==> flow/design.v <==
 `timescale 1ns / 1ps
module TIA(A,  
			Din,  
			Dout,  
			CS_n,  
			CS,  
			R_W_n,  
			RDY,  
			MASTERCLK,  
			BUS_EN,  
			idump_in,  
			Ilatch,  
			HSYNC,  
			HBLANK,  
			VSYNC,  
			VBLANK,  
			COLOROUT,  
			RES_n,  
			audv0,  
			audv1);  
   input [5:0] A;
   input [7:0] Din;
   output [7:0] Dout;
   input [2:0] 	CS_n;
   input 	CS;
   input 	R_W_n;
   output 	RDY;
   input 	MASTERCLK;
   input 	BUS_EN;
   input [1:0] 	Ilatch; 			 
   input [3:0] 	idump_in; 		 
   output 	HSYNC, HBLANK;
   output 	VSYNC, VBLANK;
   output [7:0] COLOROUT;
   input wire	RES_n;
   output reg [3:0] audv0, audv1;
   reg [7:0] 	Dout;
   wire 	HSYNC;
   reg 		VSYNC, VBLANK;
   reg [7:0] 	hCount;
   reg [3:0] 	hCountReset;
   reg clk_30;
   reg [7:0] clk_30_count;
   wire [3:0] Idump;
   wire [1:0] latchedInputsValue;
   reg 	      inputLatchEnabled, inputLatchReset;
   reg [1:0]  latchedInputs;
   always @(posedge MASTERCLK  )  
   begin
		if (~RES_n) begin
			hCount <= 8'd0;
			hCountReset[3:1] <= 3'd0;
			clk_30 <= 0;
			clk_30_count <= 0;
			latchedInputs <= 2'b11;
		end
		else begin
			if (inputLatchReset)
				 latchedInputs <= 2'b11;
			 else
				 latchedInputs <= latchedInputs & Ilatch;
			if (clk_30_count == 57) begin
				 clk_30 <= ~clk_30;
				 clk_30_count <= 0;
			 end else begin
				 clk_30_count <= clk_30_count + 1;
			 end
	 		 if ((hCountReset[3]) ||(hCount == 8'd227))			 
			    hCount <= 8'd0;
			 else
				 hCount <= hCount + 8'd1;
			 hCountReset[3:1] <= hCountReset[2:0];
		end
   end  
   assign HSYNC = (hCount >= 8'd20) && (hCount <  8'd36);
   assign HBLANK = (hCount < 8'd68);
   reg [7:0] player0Pos, r_player0Pos, player1Pos, r_player1Pos, missile0Pos, missile1Pos, ballPos;
   reg [4:0] player0Size, player1Size;
   reg [7:0] player0Color, player1Color, ballColor, pfColor, bgColor;
   reg [3:0] player0Motion, player1Motion, missile0Motion, missile1Motion,
				 ballMotion;
   reg 	     missile0Enable, missile1Enable, ballEnable, R_ballEnable;
   reg [1:0] ballSize;
   reg [19:0] pfGraphic, r_pfGraphic;
   reg [7:0]  player0Graphic, player1Graphic;
   reg [7:0]  R_player0Graphic, R_player1Graphic;
   reg 	      pfReflect, player0Reflect, player1Reflect;
   reg 	      prioCtrl;
   reg 	      pfColorCtrl;
   reg [14:0] collisionLatch;
   reg 	      missile0Lock, missile1Lock;
   reg 	      player0VertDelay, player1VertDelay, ballVertDelay;
   reg [3:0]  audc0, audc1;
   reg [4:0]  audf0, audf1;
   wire [7:0] pixelNum;
	assign pixelNum = (hCount >= 8'd68) ? (hCount - 8'd68) : 8'd227;
   wire [5:0] pfPixelNum;
   wire       pfPixelOn, pfLeftPixelVal, pfRightPixelVal;
   assign pfPixelNum = pixelNum[7:2];							 
   wire [63:0] pfGraphicExt = {44'd0, pfGraphic};	 
   assign pfLeftPixelVal  = pfGraphicExt[pfPixelNum];
   assign pfRightPixelVal = (pfReflect == 1'b0) ? pfGraphicExt[pfPixelNum - 6'd20]:
										pfGraphicExt[6'd39 - pfPixelNum];
   assign pfPixelOn = (pfPixelNum < 6'd20)? pfLeftPixelVal : pfRightPixelVal;
   wire       pl0PixelOn;
   wire [7:0] pl0Mask, pl0MaskDel;
	reg  [7:0] player0Gfx_2clk;							 
	reg        HBLANKdelay;
	assign pl0MaskDel = (player0VertDelay)? R_player0Graphic : player0Gfx_2clk;
   assign pl0Mask = (!player0Reflect)? pl0MaskDel : {pl0MaskDel[0], pl0MaskDel[1],
																	  pl0MaskDel[2], pl0MaskDel[3],
																	  pl0MaskDel[4], pl0MaskDel[5],
																	  pl0MaskDel[6], pl0MaskDel[7]};
	reg [7:0] r1_player0Pos, r2_player0Pos, r3_player0Pos;
	reg [7:0] r1_player1Pos, r2_player1Pos, r3_player1Pos;
	reg pl0Reset, pl1Reset;
	always @ (posedge MASTERCLK)
	if (~RES_n) begin
		r1_player0Pos <= 0; r2_player0Pos <= 0; r3_player0Pos <= 0; r_player0Pos <= 0;
		r1_player1Pos <= 0; r2_player1Pos <= 0; r3_player1Pos <= 0; r_player1Pos <= 0;
		pfGraphic <= 0; player0Gfx_2clk <= 0;
	end
	else if (BUS_EN)
	begin
		r1_player0Pos <= player0Pos;
		r2_player0Pos <= r1_player0Pos;
		r3_player0Pos <= r2_player0Pos;
		r_player0Pos  <= r3_player0Pos;
		r1_player1Pos <= player1Pos;
		r2_player1Pos <= r1_player1Pos;
		r3_player1Pos <= r2_player1Pos;
		r_player1Pos  <= r3_player1Pos;
		pfGraphic     	 <= r_pfGraphic;
		player0Gfx_2clk <= player0Graphic;
	end
	objPlayersPixelOn objpl0 (pixelNum, r_player0Pos, player0Size[2:0], pl0Mask, pl0Reset, pl0PixelOn);
   wire       pl1PixelOn;
   wire [7:0] pl1Mask, pl1MaskDel;
   assign pl1MaskDel = (player1VertDelay)? R_player1Graphic : player1Graphic;
   assign pl1Mask = (!player1Reflect)? pl1MaskDel : {pl1MaskDel[0], pl1MaskDel[1],
																	  pl1MaskDel[2], pl1MaskDel[3],
																	  pl1MaskDel[4], pl1MaskDel[5],
																	  pl1MaskDel[6], pl1MaskDel[7]};
   objPlayersPixelOn objpl1 (pixelNum, r_player1Pos, player1Size[2:0], pl1Mask, pl1Reset, pl1PixelOn);
   wire       mis0PixelOn, mis0PixelOut;
   wire [7:0] mis0ActualPos;
   reg  [7:0] mis0Mask;
   always @*
   begin
		case(player0Size[4:3])
		  2'd0: mis0Mask <= 8'h01;
		  2'd1: mis0Mask <= 8'h03;
		  2'd2: mis0Mask <= 8'h0F;
		  2'd3: mis0Mask <= 8'hFF;
		endcase
   end  
   assign mis0ActualPos = (missile0Lock)? player0Pos : missile0Pos;
   objPixelOn objpix1 (pixelNum, mis0ActualPos, player0Size[2:0], mis0Mask, mis0PixelOut);
   assign mis0PixelOn = mis0PixelOut && missile0Enable;
   wire mis1PixelOn, mis1PixelOut;
   wire [7:0] mis1ActualPos;
   reg [7:0]  mis1Mask;
	always @*
   begin
		case(player1Size[4:3])
		  2'd0: mis1Mask <= 8'h01;
		  2'd1: mis1Mask <= 8'h03;
		  2'd2: mis1Mask <= 8'h0F;
		  2'd3: mis1Mask <= 8'hFF;
		endcase
   end   
   assign mis1ActualPos = (missile1Lock) ? player1Pos : missile1Pos;
   objPixelOn objpix4 (pixelNum, mis1ActualPos, player1Size[2:0], mis1Mask, mis1PixelOut);
   assign mis1PixelOn = mis1PixelOut  & missile1Enable;			 
   wire ballPixelOut, ballPixelOn, ballEnableDel;
   reg [7:0] ballMask  ;
   always @*
   begin
		case(ballSize)
		  2'd0: ballMask <= 8'h01;
		  2'd1: ballMask <= 8'h03;
		  2'd2: ballMask <= 8'h0F;
		  2'd3: ballMask <= 8'hFF;
		endcase
   end  
   objPixelOn objball (pixelNum, ballPos, 3'd0, ballMask, ballPixelOut);
   assign ballEnableDel = ((ballVertDelay)? R_ballEnable : ballEnable);
   assign ballPixelOn = ballPixelOut && ballEnableDel;
   reg [7:0] pfActualColor;
   always @*
   begin
		if (pfColorCtrl)
		begin
	     if (pfPixelNum < 6'd20)
	       pfActualColor <= player0Color;
	     else
	       pfActualColor <= player1Color;
		end
		else
			pfActualColor <= pfColor;
   end  
   reg [7:0] pixelColor;
   assign COLOROUT = (HBLANK || HBLANKdelay) ? 8'b0 : pixelColor;				 
   always @*
   begin
		if (!prioCtrl)
		begin
		  if (pl0PixelOn || mis0PixelOn)
				 pixelColor <= player0Color;
		  else if( ballPixelOn)		 
				 pixelColor <=  pfColor  ;			 
		  else if (pl1PixelOn || mis1PixelOn)
				 pixelColor <= player1Color;
		  else if (pfPixelOn)
				 pixelColor <= pfActualColor;
		  else
				 pixelColor <= bgColor;
		end
		else begin
			if (pfPixelOn)
			  pixelColor <= pfActualColor;
		   else if( ballPixelOn)
				 pixelColor <=  pfColor;
			else if (pl0PixelOn || mis0PixelOn)
			  pixelColor <= player0Color;
		   else if (pl1PixelOn || mis1PixelOn)
			  pixelColor <= player1Color;
		   else if( ballPixelOn)
				 pixelColor <=  pfColor;
			else
			  pixelColor <= bgColor;
		end
   end  
   wire [14:0] collisions;
   reg 	      collisionLatchReset;
   assign collisions = {pl0PixelOn && pl1PixelOn, mis0PixelOn && mis1PixelOn,
								ballPixelOn && pfPixelOn,
								mis1PixelOn && pfPixelOn, mis1PixelOn && ballPixelOn,
								mis0PixelOn && pfPixelOn, mis0PixelOn && ballPixelOn,
								pl1PixelOn && pfPixelOn, pl1PixelOn && ballPixelOn,
								pl0PixelOn && pfPixelOn, pl0PixelOn && ballPixelOn,
								mis1PixelOn && pl0PixelOn, mis1PixelOn && pl1PixelOn,
								mis0PixelOn && pl1PixelOn, mis0PixelOn && pl0PixelOn};
	always @(posedge MASTERCLK)
   begin
		if (~RES_n || collisionLatchReset)
		  collisionLatch <= 15'b000000000000000;
		else
		  collisionLatch <= collisionLatch | collisions;
   end  
   reg wSync, wSyncReset;
   always @(posedge MASTERCLK)
   begin
		if (~RES_n)
			wSync <= 1'b0;
		else if (hCount == 8'd3)
			wSync <= 1'b0;
		else if (wSyncReset && hCount > 8'd5)
			wSync <= 1'b1;
   end  
   assign RDY = ~wSync;
   assign latchedInputsValue = (inputLatchEnabled)? latchedInputs : Ilatch;
   reg inputDumpEnabled;
   assign Idump = (inputDumpEnabled)? 4'b0000 : idump_in;
   always @(posedge MASTERCLK)
   begin
		if (~RES_n) begin
			inputLatchEnabled <= 1'b0;
			inputDumpEnabled <= 1'b0;
			VSYNC <= 1'b0;
			player0Pos <= 8'd0; player1Pos <= 8'd0;
			missile0Pos <= 8'd0; missile1Pos <= 8'd0; ballPos <= 8'd0;
			player0Size <= 5'd0; player1Size <= 5'd0;
			player0Color <= 8'd0; player1Color <= 8'd0; pfColor <= 8'd0; bgColor <= 8'd0;
			pfReflect <= 1'b0; pfColorCtrl <= 1'b0; prioCtrl <= 1'b0; ballSize <= 2'd0;
			player0Reflect <= 1'b0; player1Reflect <= 1'b0;
			r_pfGraphic <= 20'd0;
			audc0 <= 4'd0; audc1 <= 4'd0; audf0 <= 5'd0; audf1 <= 5'd0;
			audv0 <= 4'd0; audv1 <= 4'd0;
			player0Graphic <= 8'd0; player1Graphic <= 8'd0;
			R_player0Graphic <= 8'd0; R_player1Graphic <= 8'd0;
			ballEnable <= 1'b0; R_ballEnable <= 1'b0;
			missile0Enable <= 1'b0; missile1Enable <= 1'b0;
			player0Motion <= 4'd0; player1Motion <= 4'd0; missile0Motion <= 4'd0;
			missile1Motion <= 4'd0; ballMotion <= 4'd0;
			player0VertDelay <= 1'b0; player1VertDelay <= 1'b0; ballVertDelay <= 1'b0;
			missile0Lock <= 1'b0; missile1Lock <= 1'b0;
			inputLatchReset <= 1'b0;
			collisionLatchReset <= 1'b0;
			hCountReset[0] <= 1'b0;
			wSyncReset <= 1'b0;
			Dout <= 8'b00000000;
			VBLANK <= 0;
			pl0Reset <= 0;
			pl1Reset <= 0;
			HBLANKdelay <= 0;
		end
		else if (!BUS_EN) begin
		end
		else if (CS && !CS_n) begin
			inputLatchReset <= ({R_W_n, A[5:0]} == 7'h01 && Din[6] && !inputLatchEnabled);
			collisionLatchReset <= ({R_W_n, A[5:0]} == 7'h2C);
			hCountReset[0] <= ({R_W_n, A[5:0]} == 7'h03);
			wSyncReset <= ({R_W_n, A[5:0]} == 7'h02) && !wSync;
			case({R_W_n, A[5:0]})
			  7'h70: 	Dout <= {collisionLatch[1:0],6'b000000};
			  7'h71: 	Dout <= {collisionLatch[3:2],6'b000000};
			  7'h72: 	Dout <= {collisionLatch[5:4],6'b000000};
			  7'h73: 	Dout <= {collisionLatch[7:6],6'b000000};
			  7'h74: 	Dout <= {collisionLatch[9:8],6'b000000};
			  7'h75: 	Dout <= {collisionLatch[11:10],6'b000000};
			  7'h76: 	Dout <= {collisionLatch[12],7'b0000000};
			  7'h77: 	Dout <= {collisionLatch[14:13],6'b000000};
			  7'h78: 	Dout <= {Idump[0], 7'b0000000};
			  7'h79: 	Dout <= {Idump[1], 7'b0000000};
			  7'h7A: 	Dout <= {Idump[2], 7'b0000000};
			  7'h7B: 	Dout <= {Idump[3], 7'b0000000};
			  7'h7C: 	Dout <= {latchedInputsValue[0], 7'b0000000};
			  7'h7D: 	Dout <= {latchedInputsValue[1], 7'b0000000};
			  7'h00: VSYNC <= Din[1];
			  7'h01: begin
					inputLatchEnabled <= Din[6];
					inputDumpEnabled <= Din[7];
					VBLANK <= Din[1];
			  end
			  7'h02:	begin
			  		pl0Reset <= 0;
					pl1Reset <= 0;
				end
			  7'h03:;
			  7'h04: player0Size <= {Din[5:4],Din[2:0]};
			  7'h05: player1Size <= {Din[5:4],Din[2:0]};
			  7'h06: player0Color <= Din;
			  7'h07: player1Color <= Din;
			  7'h08: pfColor <= Din;
			  7'h09: bgColor <= Din;
			  7'h0A: begin
					pfReflect <= Din[0];
					pfColorCtrl <= Din[1];
					prioCtrl <= Din[2];
					ballSize <= Din[5:4];
			  end
			  7'h0B: player0Reflect <= Din[3];
			  7'h0C: player1Reflect <= Din[3];
			  7'h0D: r_pfGraphic[3:0] <= Din[7:4];    
			  7'h0E: r_pfGraphic[11:4] <= {Din[0], Din[1], Din[2], Din[3], Din[4], Din[5], Din[6], Din[7]};  
			  7'h0F: r_pfGraphic[19:12] <= Din[7:0];   
			  7'h10:
			   begin
						player0Pos <= pixelNum + 2;   	 
						if( hCount <  8'd68)					 
						   player0Pos <= 0;
						pl0Reset <= 1;
			   end
			  7'h11:
			   begin
						player1Pos <= pixelNum + 2;		 
						if( hCount <  8'd68)					 
						   player1Pos <= 0;
						pl1Reset <= 1;
			   end
			  7'h12: missile0Pos <= pixelNum + 1;
			  7'h13: missile1Pos <= pixelNum + 1;
			  7'h14:
			   begin
					ballPos <= pixelNum   - 1 +  1;					 
					if( hCount <  8'd68)				 
						ballPos <= hCount - 8'd68 + 8'd2;
				end
			  7'h15: audc0 <= Din[3:0];
			  7'h16: audc1 <= Din[3:0];
			  7'h17: audf0 <= Din[4:0];
			  7'h18: audf1 <= Din[4:0];
			  7'h19: audv0 <= Din[3:0];
			  7'h1A: audv1 <= Din[3:0];
			  7'h1B: begin
					player0Graphic <= {Din[0], Din[1], Din[2], Din[3],
										  	 Din[4], Din[5], Din[6], Din[7]};
					R_player1Graphic <= player1Graphic;
			  end
			  7'h1C: begin
					player1Graphic <= {Din[0], Din[1], Din[2], Din[3],
											 Din[4], Din[5], Din[6], Din[7]};
					R_player0Graphic <= player0Graphic;
					R_ballEnable <= ballEnable;
			  end
			  7'h1D: missile0Enable <= Din[1];
			  7'h1E: missile1Enable <= Din[1];
			  7'h1F: ballEnable <= Din[1];
			  7'h20: player0Motion <= Din[7:4];
			  7'h21: player1Motion <= Din[7:4];
			  7'h22: missile0Motion <= Din[7:4];
			  7'h23: missile1Motion <= Din[7:4];
			  7'h24: ballMotion <= Din[7:4];
			  7'h25: player0VertDelay <= Din[0];
			  7'h26: player1VertDelay <= Din[0];
			  7'h27: ballVertDelay <= Din[0];
			  7'h28: missile0Lock <= Din[1];
			  7'h29: missile1Lock <= Din[1];
			  7'h2A: begin
					player0Pos <= player0Pos - {{4{player0Motion[3]}}, player0Motion[3:0]};
					player1Pos <= player1Pos - {{4{player1Motion[3]}},	player1Motion[3:0]};
					missile0Pos <= missile0Pos - {{4{missile0Motion[3]}},	missile0Motion[3:0]};
					missile1Pos <= missile1Pos - {{4{missile1Motion[3]}},	missile1Motion[3:0]};
					ballPos <= ballPos - {{4{ballMotion[3]}},ballMotion[3:0]};
					if( ballPos - {{4{ballMotion[3]}},ballMotion[3:0]} >= 8'd227)
						ballPos <= 0;
					if( HBLANK) begin
						HBLANKdelay <= 1;
					end
			  end
			  7'h2B: begin
					player0Motion <= 0;  
					player1Motion <= 0;  
					missile0Motion <= 0;  
					missile1Motion <= 0;  
					ballMotion <= 0;  
			  end
			  7'h2C:;
			  default: Dout <= 8'b00000000;
			endcase
		end  
		else begin
			inputLatchReset <= 1'b0;
			collisionLatchReset <= 1'b0;
			hCountReset[0] <= 1'b0;
			wSyncReset <= 1'b0;
			Dout <= 8'b00000000;
			if( HBLANK) begin
				pl0Reset <= 0;
				pl1Reset <= 0;
			end
			if( hCount >= (8'd68 + 8'd7)) HBLANKdelay <= 0;
		end
  end  
endmodule
module objPixelOn(pixelNum, objPos, objSize, objMask, pixelOn);
   input [7:0] pixelNum, objPos, objMask;
   input [2:0] objSize;
   output      pixelOn;
   wire [7:0]  objIndex;
   wire [8:0]  objByteIndex;
   wire        objMaskOn, objPosOn;
   reg 	       objSizeOn;
   reg [2:0]   objMaskSel;
	assign objIndex = pixelNum - objPos - 8'd1;
   assign objByteIndex = 9'b1 << (objIndex[7:3]);
   always @*
   begin
		case (objSize)
		  3'd0: objSizeOn <= (objByteIndex & 9'b00000001) != 0;
		  3'd1: objSizeOn <= (objByteIndex & 9'b00000101) != 0;		 
		  3'd2: objSizeOn <= (objByteIndex & 9'b00010001) != 0;
		  3'd3: objSizeOn <= (objByteIndex & 9'b00010101) != 0;
		  3'd4: objSizeOn <= (objByteIndex & 9'b10000001) != 0;
		  3'd5: objSizeOn <= (objByteIndex & 9'b00000011) != 0;
		  3'd6: objSizeOn <= (objByteIndex &  9'b100010001) != 0;		 
		  3'd7: objSizeOn <= (objByteIndex & 9'b00001111) != 0;
		endcase
   end  
   always @*
   begin
		case (objSize)
		  3'd5: objMaskSel <= objIndex[3:1];
		  3'd7: objMaskSel <= objIndex[4:2];
		  default: objMaskSel <= objIndex[2:0];
		endcase
   end  
   assign objMaskOn = objMask[objMaskSel];
   assign objPosOn = (pixelNum > objPos) && ({1'b0, pixelNum} <= {1'b0, objPos} + 9'd72);
   assign pixelOn = objSizeOn && objMaskOn && objPosOn;
endmodule
module objPlayersPixelOn(pixelNum, objPos, objSize, objMask, plReset, pixelOn);
   input [7:0] pixelNum, objPos, objMask;
   input [2:0] objSize;
	input  		plReset;
   output      pixelOn;
   wire [7:0]  objIndex;
   wire [8:0]  objByteIndex;
   wire        objMaskOn, objPosOn;
   reg 	       objSizeOn;
   reg [2:0]   objMaskSel;
	assign objIndex = pixelNum - objPos - 8'd1;
   assign objByteIndex = 9'b1 << (objIndex[7:3]);
   always @*
   begin
		case (objSize)
		  3'd0: objSizeOn <= (objByteIndex & 9'b00000001 & ~plReset) != 0;
		  3'd1: objSizeOn <= (plReset) ? ((objByteIndex & 9'b00000100) != 0) : ((objByteIndex & 9'b0000101) != 0);
		  3'd2: objSizeOn <= (plReset) ? ((objByteIndex & 9'b00010000) != 0) : ((objByteIndex & 9'b00010001) != 0);
		  3'd3: objSizeOn <= (plReset) ? ((objByteIndex & 9'b00010100) != 0) : ((objByteIndex & 9'b00010101) != 0);
		  3'd4: objSizeOn <= (objByteIndex & 9'b10000001 & ~plReset) != 0;
		  3'd5: objSizeOn <= (objByteIndex & 9'b00000011 & ~plReset) != 0;
		  3'd6: objSizeOn <= (plReset) ? ((objByteIndex &  9'b100010000) != 0) : ((objByteIndex &  9'b100010001) != 0);
		  3'd7: objSizeOn <= (objByteIndex & 9'b00001111 & ~plReset) != 0;
		endcase
   end  
   always @*
   begin
		case (objSize)
		  3'd5: objMaskSel <= objIndex[3:1];
		  3'd7: objMaskSel <= objIndex[4:2];
		  default: objMaskSel <= objIndex[2:0];
		endcase
   end  
   assign objMaskOn = objMask[objMaskSel];
   assign objPosOn = (pixelNum > objPos) && ({1'b0, pixelNum} <= {1'b0, objPos} + 9'd72);
   assign pixelOn = objSizeOn && objMaskOn && objPosOn;
endmodule
# Reports on TIA
# Tool output for the design above, in the order of the flow.
# Line numbers count from 1 in the design file above.
# Operators: Yosys type, input widths -> output width; for muxes data width and select width s.
# Cell names lack the library's common part.
# The mark -- stands for no value.
dict set report setup {
  top_module {TIA}
  clock_port {MASTERCLK}
  lib {sky130hd}
  pvt_corner {tt_025C_1v80}
}

# After elaboration
# Source: Yosys, flattened and elaborated, memories not mapped. Widths are those after wreduce. Registers that Yosys merges into a memory's read port (data or address) are not register bits. Print and check cells do not count. Equal cells are merged and count once.
dict set report bits {
  ff_bits 318
  in_bits 28
  out_inout_bits 29
  word_cells 443
}
dict set report classes {
  n_addsub 29
  n_cmp 18
  n_eq 88
  shifts 13
  muxes 71
  n_logic 15
  n_reduce_logical 142
}
# op n
set ops {}
lappend ops {{$reduce_bool 32->1} 34}
lappend ops {{$shiftx 64x6->1} 3}
lappend ops {{$mux 8} 23}
lappend ops {{$pmux 8 s15} 1}
lappend ops {{$reduce_and 3->1} 38}
lappend ops {{$eq 7x5->1 const B} 16}
lappend ops {{$eq 7x7->1 const B} 14}
lappend ops {{$pmux 8 s4} 3}
lappend ops {{$eq 7x6->1 const B} 13}
lappend ops {{$sub 8x8->8} 10}
lappend ops {{$pmux 8 s2} 5}
lappend ops {{$and 1x32->32} 2}
lappend ops {{$not 1->32} 2}
lappend ops {{$and 2x32->32} 2}
lappend ops {{$and 4x32->32} 2}
lappend ops {{$and 8x32->32} 2}
lappend ops {{$eq 7x4->1 const B} 8}
lappend ops {{$sub 8x1->8 const B} 6}
lappend ops {{$reduce_or 45->1} 1}
lappend ops {{$add 8x7->9 const B} 5}
lappend ops {{$le 8x9->1} 5}
lappend ops {{$shiftx 8x3->1} 5}
lappend ops {{$gt 8x8->1} 5}
lappend ops {{$pmux 4 s2} 5}
lappend ops {{$logic_and 1x1->1} 38}
lappend ops {{$shl 1x5->9 const A} 4}
lappend ops {{$pmux 1 s8} 4}
lappend ops {{$eq 7x3->1 const B} 4}
# Not listed: further kinds 43, cells in them 116.

# Longest topological paths
# Depth = most cells in a row (Yosys ltp): at word level without a register or memory, in the mapped netlist without a sequential cell, where the memories' decode and read muxes count.
dict set report logic_depth {
  word_depth 17
  ABC_AREA 0
  ltp_mapped 26
  ltp_nobuf 21
}

# Synthesis result
# Yosys stat after the flow's synthesis: flattened, memories mapped to cells. It holds for the ABC_AREA given above (unset counts as 0); a run with the other value may have another netlist.
dict set report synth_totals {
  mapped_cells 2655
  synth_area_um2 21738.3
  seq_area_um2 6246.0
  flip_flops 312
  n_buf 158
}
# type n type_area_um2
set types {}
lappend types {dfxtp_1 312 6245.99}
lappend types {mux2i_1 160 1.6E+03}
lappend types {ha_1 115 1438.88}
lappend types {nand2_1 348 1.31E+03}
lappend types {nor2b_1 169 1.06E+03}
lappend types {a21boi_0 113 848.314}
lappend types {xnor2_1 82 718.189}
lappend types {a21oi_1 114 570.547}
lappend types {nor2_1 149 559.286}
lappend types {inv_1 119 446.678}
lappend types {clkbuf_1 115 431.664}
lappend types {nand3_1 83 415.398}
lappend types {o21ai_0 81 405.389}
lappend types {mux4_2 17 382.867}
lappend types {o211a_1 38 380.365}
lappend types {a21o_1 41 307.795}
lappend types {a31oi_1 36 225.216}
lappend types {nand2b_1 35 218.96}
# Other cell types: 97; their cells: 528.
# By module: a second synthesis without flattening, with its own total; a netlist apart from the flattened one above.
dict set report hier_totals {
  hier_cells 2635
  hier_area_um2 21578.2
}
# Rows give one instance, submodules left out.
# module instances n_cells area_um2 seq_area_um2
set modules {}
lappend modules {TIA 1 1940 16564.6 6246.0}
lappend modules {objPixelOn 3 133 974.7 0.0}
lappend modules {objPlayersPixelOn 2 148 1044.8 0.0}

# Path before layout
# Path of least setup slack by OpenSTA after synthesis, without wires, with an ideal clock, recovery checks aside; 20% of the period is set as input and as output delay. Where synthesis merged equal registers, the netlist keeps one of their names.
dict set report synth_path {
  path_type {register -> output}
  start {reg hCount[1]}
  end {out COLOROUT[6]}
  period_ps 12000
  output_delay_ps 2400
  t_first_pin_ps 0
  arrival_time_ps 5357
  required_time_ps 9600
  slack_ps 4243
  path_delay_ps 5357
  path_stages 26
  n_path_buf 5
  period_less_setup_slack_ps 7757
}
# "path_delay_ps" = arrival - input delay + setup time.
# At an output port there is no setup time.
# "path_stages": output pins that drive a net of the path, with the launching flip-flop's if there is one; two outputs of one cell count as two.
# "period_less_setup_slack_ps" = period - worst setup slack (recovery checks aside). The figure is calculated, with input and output delays left at 20% of the set period.
# The rows between start and end are the longest chain of elaborated cells between them; the timing report does not say that the signal goes this way. Where chains are equally long, one stands for them.
# A line is the first line of the expression or statement that the cell stems from. Yosys adds cells for indexed reads and writes and turns some case tables into memories.
# At most two assigning lines are given for a register; there are more.
dict set report synth_between {
  path_cell_list {dfxtp_1 inv_1 clkbuf_1 ha_1 and2_1 a221oi_2 buf_2 buf_2 nor2_1 inv_1 ha_1 ha_1 nand2b_1 a211oi_1 a21oi_1 o21ai_1 o21ai_1 xnor2_1 a211o_1 a31oi_1 o31a_4 or2_1 buf_6 buf_6 a311o_1 a21oi_1}
  elab_chain_cells 17
  cone_cells 133
  cone_classes {add/sub (13); compare (13); shift (13); mux (31); logic (9); reduce/logical (54)}
}
# item line
set synth_lines {}
lappend synth_lines {{from (decl)} 40} ;# reg [7:0] hCount;
lappend synth_lines {{from (assign)} 51} ;# hCount <= 8'd0;
lappend synth_lines {{from (assign)} 71} ;# hCount <= hCount + 8'd1;
lappend synth_lines {{$ge 8x7->1} 96} ;# assign pixelNum = (hCount >= 8'd68) ? (hCount - 8'd68) : 8'd227;
lappend synth_lines {{$mux 8} 96}
lappend synth_lines {{$sub 8x8->8} 483} ;# assign objIndex = pixelNum - objPos - 8'd1;
lappend synth_lines {{$sub 8x1->8} 483}
lappend synth_lines {{$shl 1x5->9} 484} ;# assign objByteIndex = 9'b1 << (objIndex[7:3]);
lappend synth_lines {{$and 4x32->32} 495} ;# 3'd7: objSizeOn <= (objByteIndex & 9'b00001111 & ~plReset) != 0;
lappend synth_lines {{$reduce_bool 32->1} 495}
lappend synth_lines {{[... 3 more ...]} --}
lappend synth_lines {{$logic_or 1x1->1} 226} ;# else if (pl1PixelOn || mis1PixelOn)
lappend synth_lines {{$mux 8} 226}
lappend synth_lines {{$mux 8} 224} ;# else if (pl0PixelOn || mis0PixelOn)
lappend synth_lines {{$mux 8} 222} ;# else if( ballPixelOn)
lappend synth_lines {{$mux 8} 220} ;# if (pfPixelOn)
lappend synth_lines {{$mux 8} 206} ;# if (!prioCtrl)
lappend synth_lines {{$mux 8} 203} ;# assign COLOROUT = (HBLANK || HBLANKdelay) ? 8'b0 : pixelColor;
lappend synth_lines {{to (decl)} 34} ;# output [7:0] COLOROUT;

# Path in the finished layout
# Path of least setup slack in the final report of job 1 (OpenROAD, finished layout, wires in). Where an end is a register, its clock arrival counts in the times.
# The report prints the path's times to 10 ps; the period is as set.
dict set report layout_path {
  path_type {register -> output}
  start {reg hCount[3]}
  end {out COLOROUT[6]}
  period_ps 16200
  output_delay_ps 3240
  t_first_pin_ps 590
  arrival_time_ps 8400
  required_time_ps 12960
  slack_ps 4560
  path_stages 22
  n_path_buf 2
}
# The rows between start and end are the longest chain of elaborated cells between them; the timing report does not say that the signal goes this way. Where chains are equally long, one stands for them.
# At most two assigning lines are given for a register; there are more.
dict set report layout_between {
  path_cell_list {dfxtp_1 inv_1 ha_1 or3b_4 a221o_2 buf_4 nand2_1 inv_2 ha_1 a31oi_1 o21ai_1 or3_1 xnor2_1 a221o_1 nor3b_1 a2111oi_2 o21ai_2 o21ai_2 nand2_1 a311o_1 a21oi_1 clkdlybuf4s50_1}
  elab_chain_cells 17
  cone_cells 133
  cone_classes {add/sub (13); compare (13); shift (13); mux (31); logic (9); reduce/logical (54)}
}
# item line
set layout_lines {}
lappend layout_lines {{from (decl)} 40} ;# reg [7:0] hCount;
lappend layout_lines {{from (assign)} 51} ;# hCount <= 8'd0;
lappend layout_lines {{from (assign)} 71} ;# hCount <= hCount + 8'd1;
lappend layout_lines {{$ge 8x7->1} 96} ;# assign pixelNum = (hCount >= 8'd68) ? (hCount - 8'd68) : 8'd227;
lappend layout_lines {{$mux 8} 96}
lappend layout_lines {{$sub 8x8->8} 483} ;# assign objIndex = pixelNum - objPos - 8'd1;
lappend layout_lines {{$sub 8x1->8} 483}
lappend layout_lines {{$shl 1x5->9} 484} ;# assign objByteIndex = 9'b1 << (objIndex[7:3]);
lappend layout_lines {{$and 4x32->32} 495} ;# 3'd7: objSizeOn <= (objByteIndex & 9'b00001111 & ~plReset) != 0;
lappend layout_lines {{$reduce_bool 32->1} 495}
lappend layout_lines {{[... 3 more ...]} --}
lappend layout_lines {{$logic_or 1x1->1} 226} ;# else if (pl1PixelOn || mis1PixelOn)
lappend layout_lines {{$mux 8} 226}
lappend layout_lines {{$mux 8} 224} ;# else if (pl0PixelOn || mis0PixelOn)
lappend layout_lines {{$mux 8} 222} ;# else if( ballPixelOn)
lappend layout_lines {{$mux 8} 220} ;# if (pfPixelOn)
lappend layout_lines {{$mux 8} 206} ;# if (!prioCtrl)
lappend layout_lines {{$mux 8} 203} ;# assign COLOROUT = (HBLANK || HBLANKdelay) ? 8'b0 : pixelColor;
lappend layout_lines {{to (decl)} 34} ;# output [7:0] COLOROUT;

Hand-over note for TIA

Top module TIA; platform sky130hd; tools Yosys and OpenROAD; 4 stored runs in no particular order. Input and output delays are each 20% of the period that was set; the output load is 0.01 pF.
By "period_reached_ps" is meant the clock period of the run minus its worst setup slack. This is arithmetic on one report: input and output delays are still those of the set period (20% each).
"totalPower_mw" rests on the timing tool's default activity at the inputs, not on a simulated workload.

# job 1
==> flow/run.sh <==
#!/bin/bash
# the make line also repeats the synthesis and layout settings of config.mk as NAME=value (left out here)
make -C /OpenROAD-flow-scripts/flow DESIGN_CONFIG=/design/flow/config.mk WORK_HOME=/design/flow/orfs CLKGATE_MAP_FILE= finish
==> flow/config.mk <==
export PLATFORM = sky130hd
export DESIGN_NAME = TIA
export DESIGN_NICKNAME = TIA
export VERILOG_FILES = /design/flow/design.v
export SDC_FILE = /design/flow/constraint.sdc
export NUM_CORES = 4
export LEC_CHECK = 0
export CAP_MARGIN = 35
export CELL_PAD_IN_SITES_DETAIL_PLACEMENT = 2
export CORE_MARGIN = 2
export CORE_UTILIZATION = 40
export CTS_CLUSTER_SIZE = 50
export MIN_ROUTING_LAYER = met1
export PLACE_DENSITY_LB_ADDON = 0.23
export SETUP_SLACK_MARGIN = -0.06
export SLEW_MARGIN = 0
==> flow/constraint.sdc <==
create_clock -name core_clock -period 16.2 [get_ports {MASTERCLK}]
set_input_delay 3.2400 -clock core_clock [delete_from_list [all_inputs] [get_ports {MASTERCLK}]]
set_output_delay 3.2400 -clock core_clock [all_outputs]
set_load 0.01 [all_outputs]

==> job 1: results <==
yosys.chip_area_um2=21738.3
design_die_area_um2=56225.9
final_cell_area_um2=24044.3
layout_utilization_pct=44.7
worst_setup_slack_ps=4563
tns_setup_ps=0
fin_hold_ws_ps=453
totalPower_mw=1.748
period_reached_ps=11637

# job 2
==> flow/run.sh <==
#!/bin/bash
# the make line also repeats the synthesis and layout settings of config.mk as NAME=value (left out here)
make -C /OpenROAD-flow-scripts/flow DESIGN_CONFIG=/design/flow/config.mk WORK_HOME=/design/flow/orfs CLKGATE_MAP_FILE= finish
==> flow/config.mk <==
export PLATFORM = sky130hd
export DESIGN_NAME = TIA
export DESIGN_NICKNAME = TIA
export VERILOG_FILES = /design/flow/design.v
export SDC_FILE = /design/flow/constraint.sdc
export NUM_CORES = 4
export LEC_CHECK = 0
export ABC_AREA = 0
export CAP_MARGIN = 20
export CELL_PAD_IN_SITES_GLOBAL_PLACEMENT = 1
export CORE_MARGIN = 2
export CORE_UTILIZATION = 53
export GPL_ROUTABILITY_DRIVEN = 1
export PLACE_DENSITY_LB_ADDON = 0.25
export SETUP_SLACK_MARGIN = 0.68
export SLEW_MARGIN = 15
export TNS_END_PERCENT = 10
==> flow/constraint.sdc <==
create_clock -name core_clock -period 13.3 [get_ports {MASTERCLK}]
set_input_delay 2.6600 -clock core_clock [delete_from_list [all_inputs] [get_ports {MASTERCLK}]]
set_output_delay 2.6600 -clock core_clock [all_outputs]
set_load 0.01 [all_outputs]

==> job 2: results <==
yosys.chip_area_um2=21738.3
design_die_area_um2=42652.6
final_cell_area_um2=23632.7
layout_utilization_pct=58.1
worst_setup_slack_ps=2610
tns_setup_ps=0
fin_hold_ws_ps=443
totalPower_mw=2.060
period_reached_ps=10690

# job 3
==> flow/run.sh <==
#!/bin/bash
# the make line also repeats the synthesis and layout settings of config.mk as NAME=value (left out here)
make -C /OpenROAD-flow-scripts/flow DESIGN_CONFIG=/design/flow/config.mk WORK_HOME=/design/flow/orfs CLKGATE_MAP_FILE= finish
==> flow/config.mk <==
export PLATFORM = sky130hd
export DESIGN_NAME = TIA
export DESIGN_NICKNAME = TIA
export VERILOG_FILES = /design/flow/design.v
export SDC_FILE = /design/flow/constraint.sdc
export NUM_CORES = 4
export LEC_CHECK = 0
export ABC_AREA = 0
export CAP_MARGIN = 20
export CELL_PAD_IN_SITES_DETAIL_PLACEMENT = 1
export CORE_MARGIN = 3
export CORE_UTILIZATION = 40
export CTS_CLUSTER_DIAMETER = 62
export CTS_CLUSTER_SIZE = 36
export GPL_ROUTABILITY_DRIVEN = 0
export GPL_TIMING_DRIVEN = 0
export SETUP_SLACK_MARGIN = -0.51
export SLEW_MARGIN = 20
==> flow/constraint.sdc <==
create_clock -name core_clock -period 6.67 [get_ports {MASTERCLK}]
set_input_delay 1.3340 -clock core_clock [delete_from_list [all_inputs] [get_ports {MASTERCLK}]]
set_output_delay 1.3340 -clock core_clock [all_outputs]
set_load 0.01 [all_outputs]

==> job 3: results <==
yosys.chip_area_um2=21738.3
design_die_area_um2=57178.4
final_cell_area_um2=25778.5
layout_utilization_pct=48.5
worst_setup_slack_ps=-822
tns_setup_ps=-6176
fin_hold_ws_ps=445
totalPower_mw=4.127
period_reached_ps=7492

# job 4
==> flow/run.sh <==
#!/bin/bash
# the make line also repeats the synthesis and layout settings of config.mk as NAME=value (left out here)
make -C /OpenROAD-flow-scripts/flow DESIGN_CONFIG=/design/flow/config.mk WORK_HOME=/design/flow/orfs CLKGATE_MAP_FILE= finish
==> flow/config.mk <==
export PLATFORM = sky130hd
export DESIGN_NAME = TIA
export DESIGN_NICKNAME = TIA
export VERILOG_FILES = /design/flow/design.v
export SDC_FILE = /design/flow/constraint.sdc
export NUM_CORES = 4
export LEC_CHECK = 0
export ABC_AREA = 1
export CAP_MARGIN = 20
export CELL_PAD_IN_SITES_DETAIL_PLACEMENT = 1
export CORE_MARGIN = 3
export CORE_UTILIZATION = 40
export CTS_CLUSTER_DIAMETER = 62
export CTS_CLUSTER_SIZE = 36
export GPL_ROUTABILITY_DRIVEN = 0
export GPL_TIMING_DRIVEN = 0
export PLACE_DENSITY_LB_ADDON = 0.28
export SETUP_SLACK_MARGIN = -0.51
export SLEW_MARGIN = 20
==> flow/constraint.sdc <==
create_clock -name core_clock -period 8.58 [get_ports {MASTERCLK}]
set_input_delay 1.7160 -clock core_clock [delete_from_list [all_inputs] [get_ports {MASTERCLK}]]
set_output_delay 1.7160 -clock core_clock [all_outputs]
set_load 0.01 [all_outputs]

==> job 4: results <==
yosys.chip_area_um2=19951.6
design_die_area_um2=52594.5
final_cell_area_um2=22560.4
layout_utilization_pct=45.9
worst_setup_slack_ps=-72
tns_setup_ps=-211
fin_hold_ws_ps=434
totalPower_mw=3.440
period_reached_ps=8652

End of note.
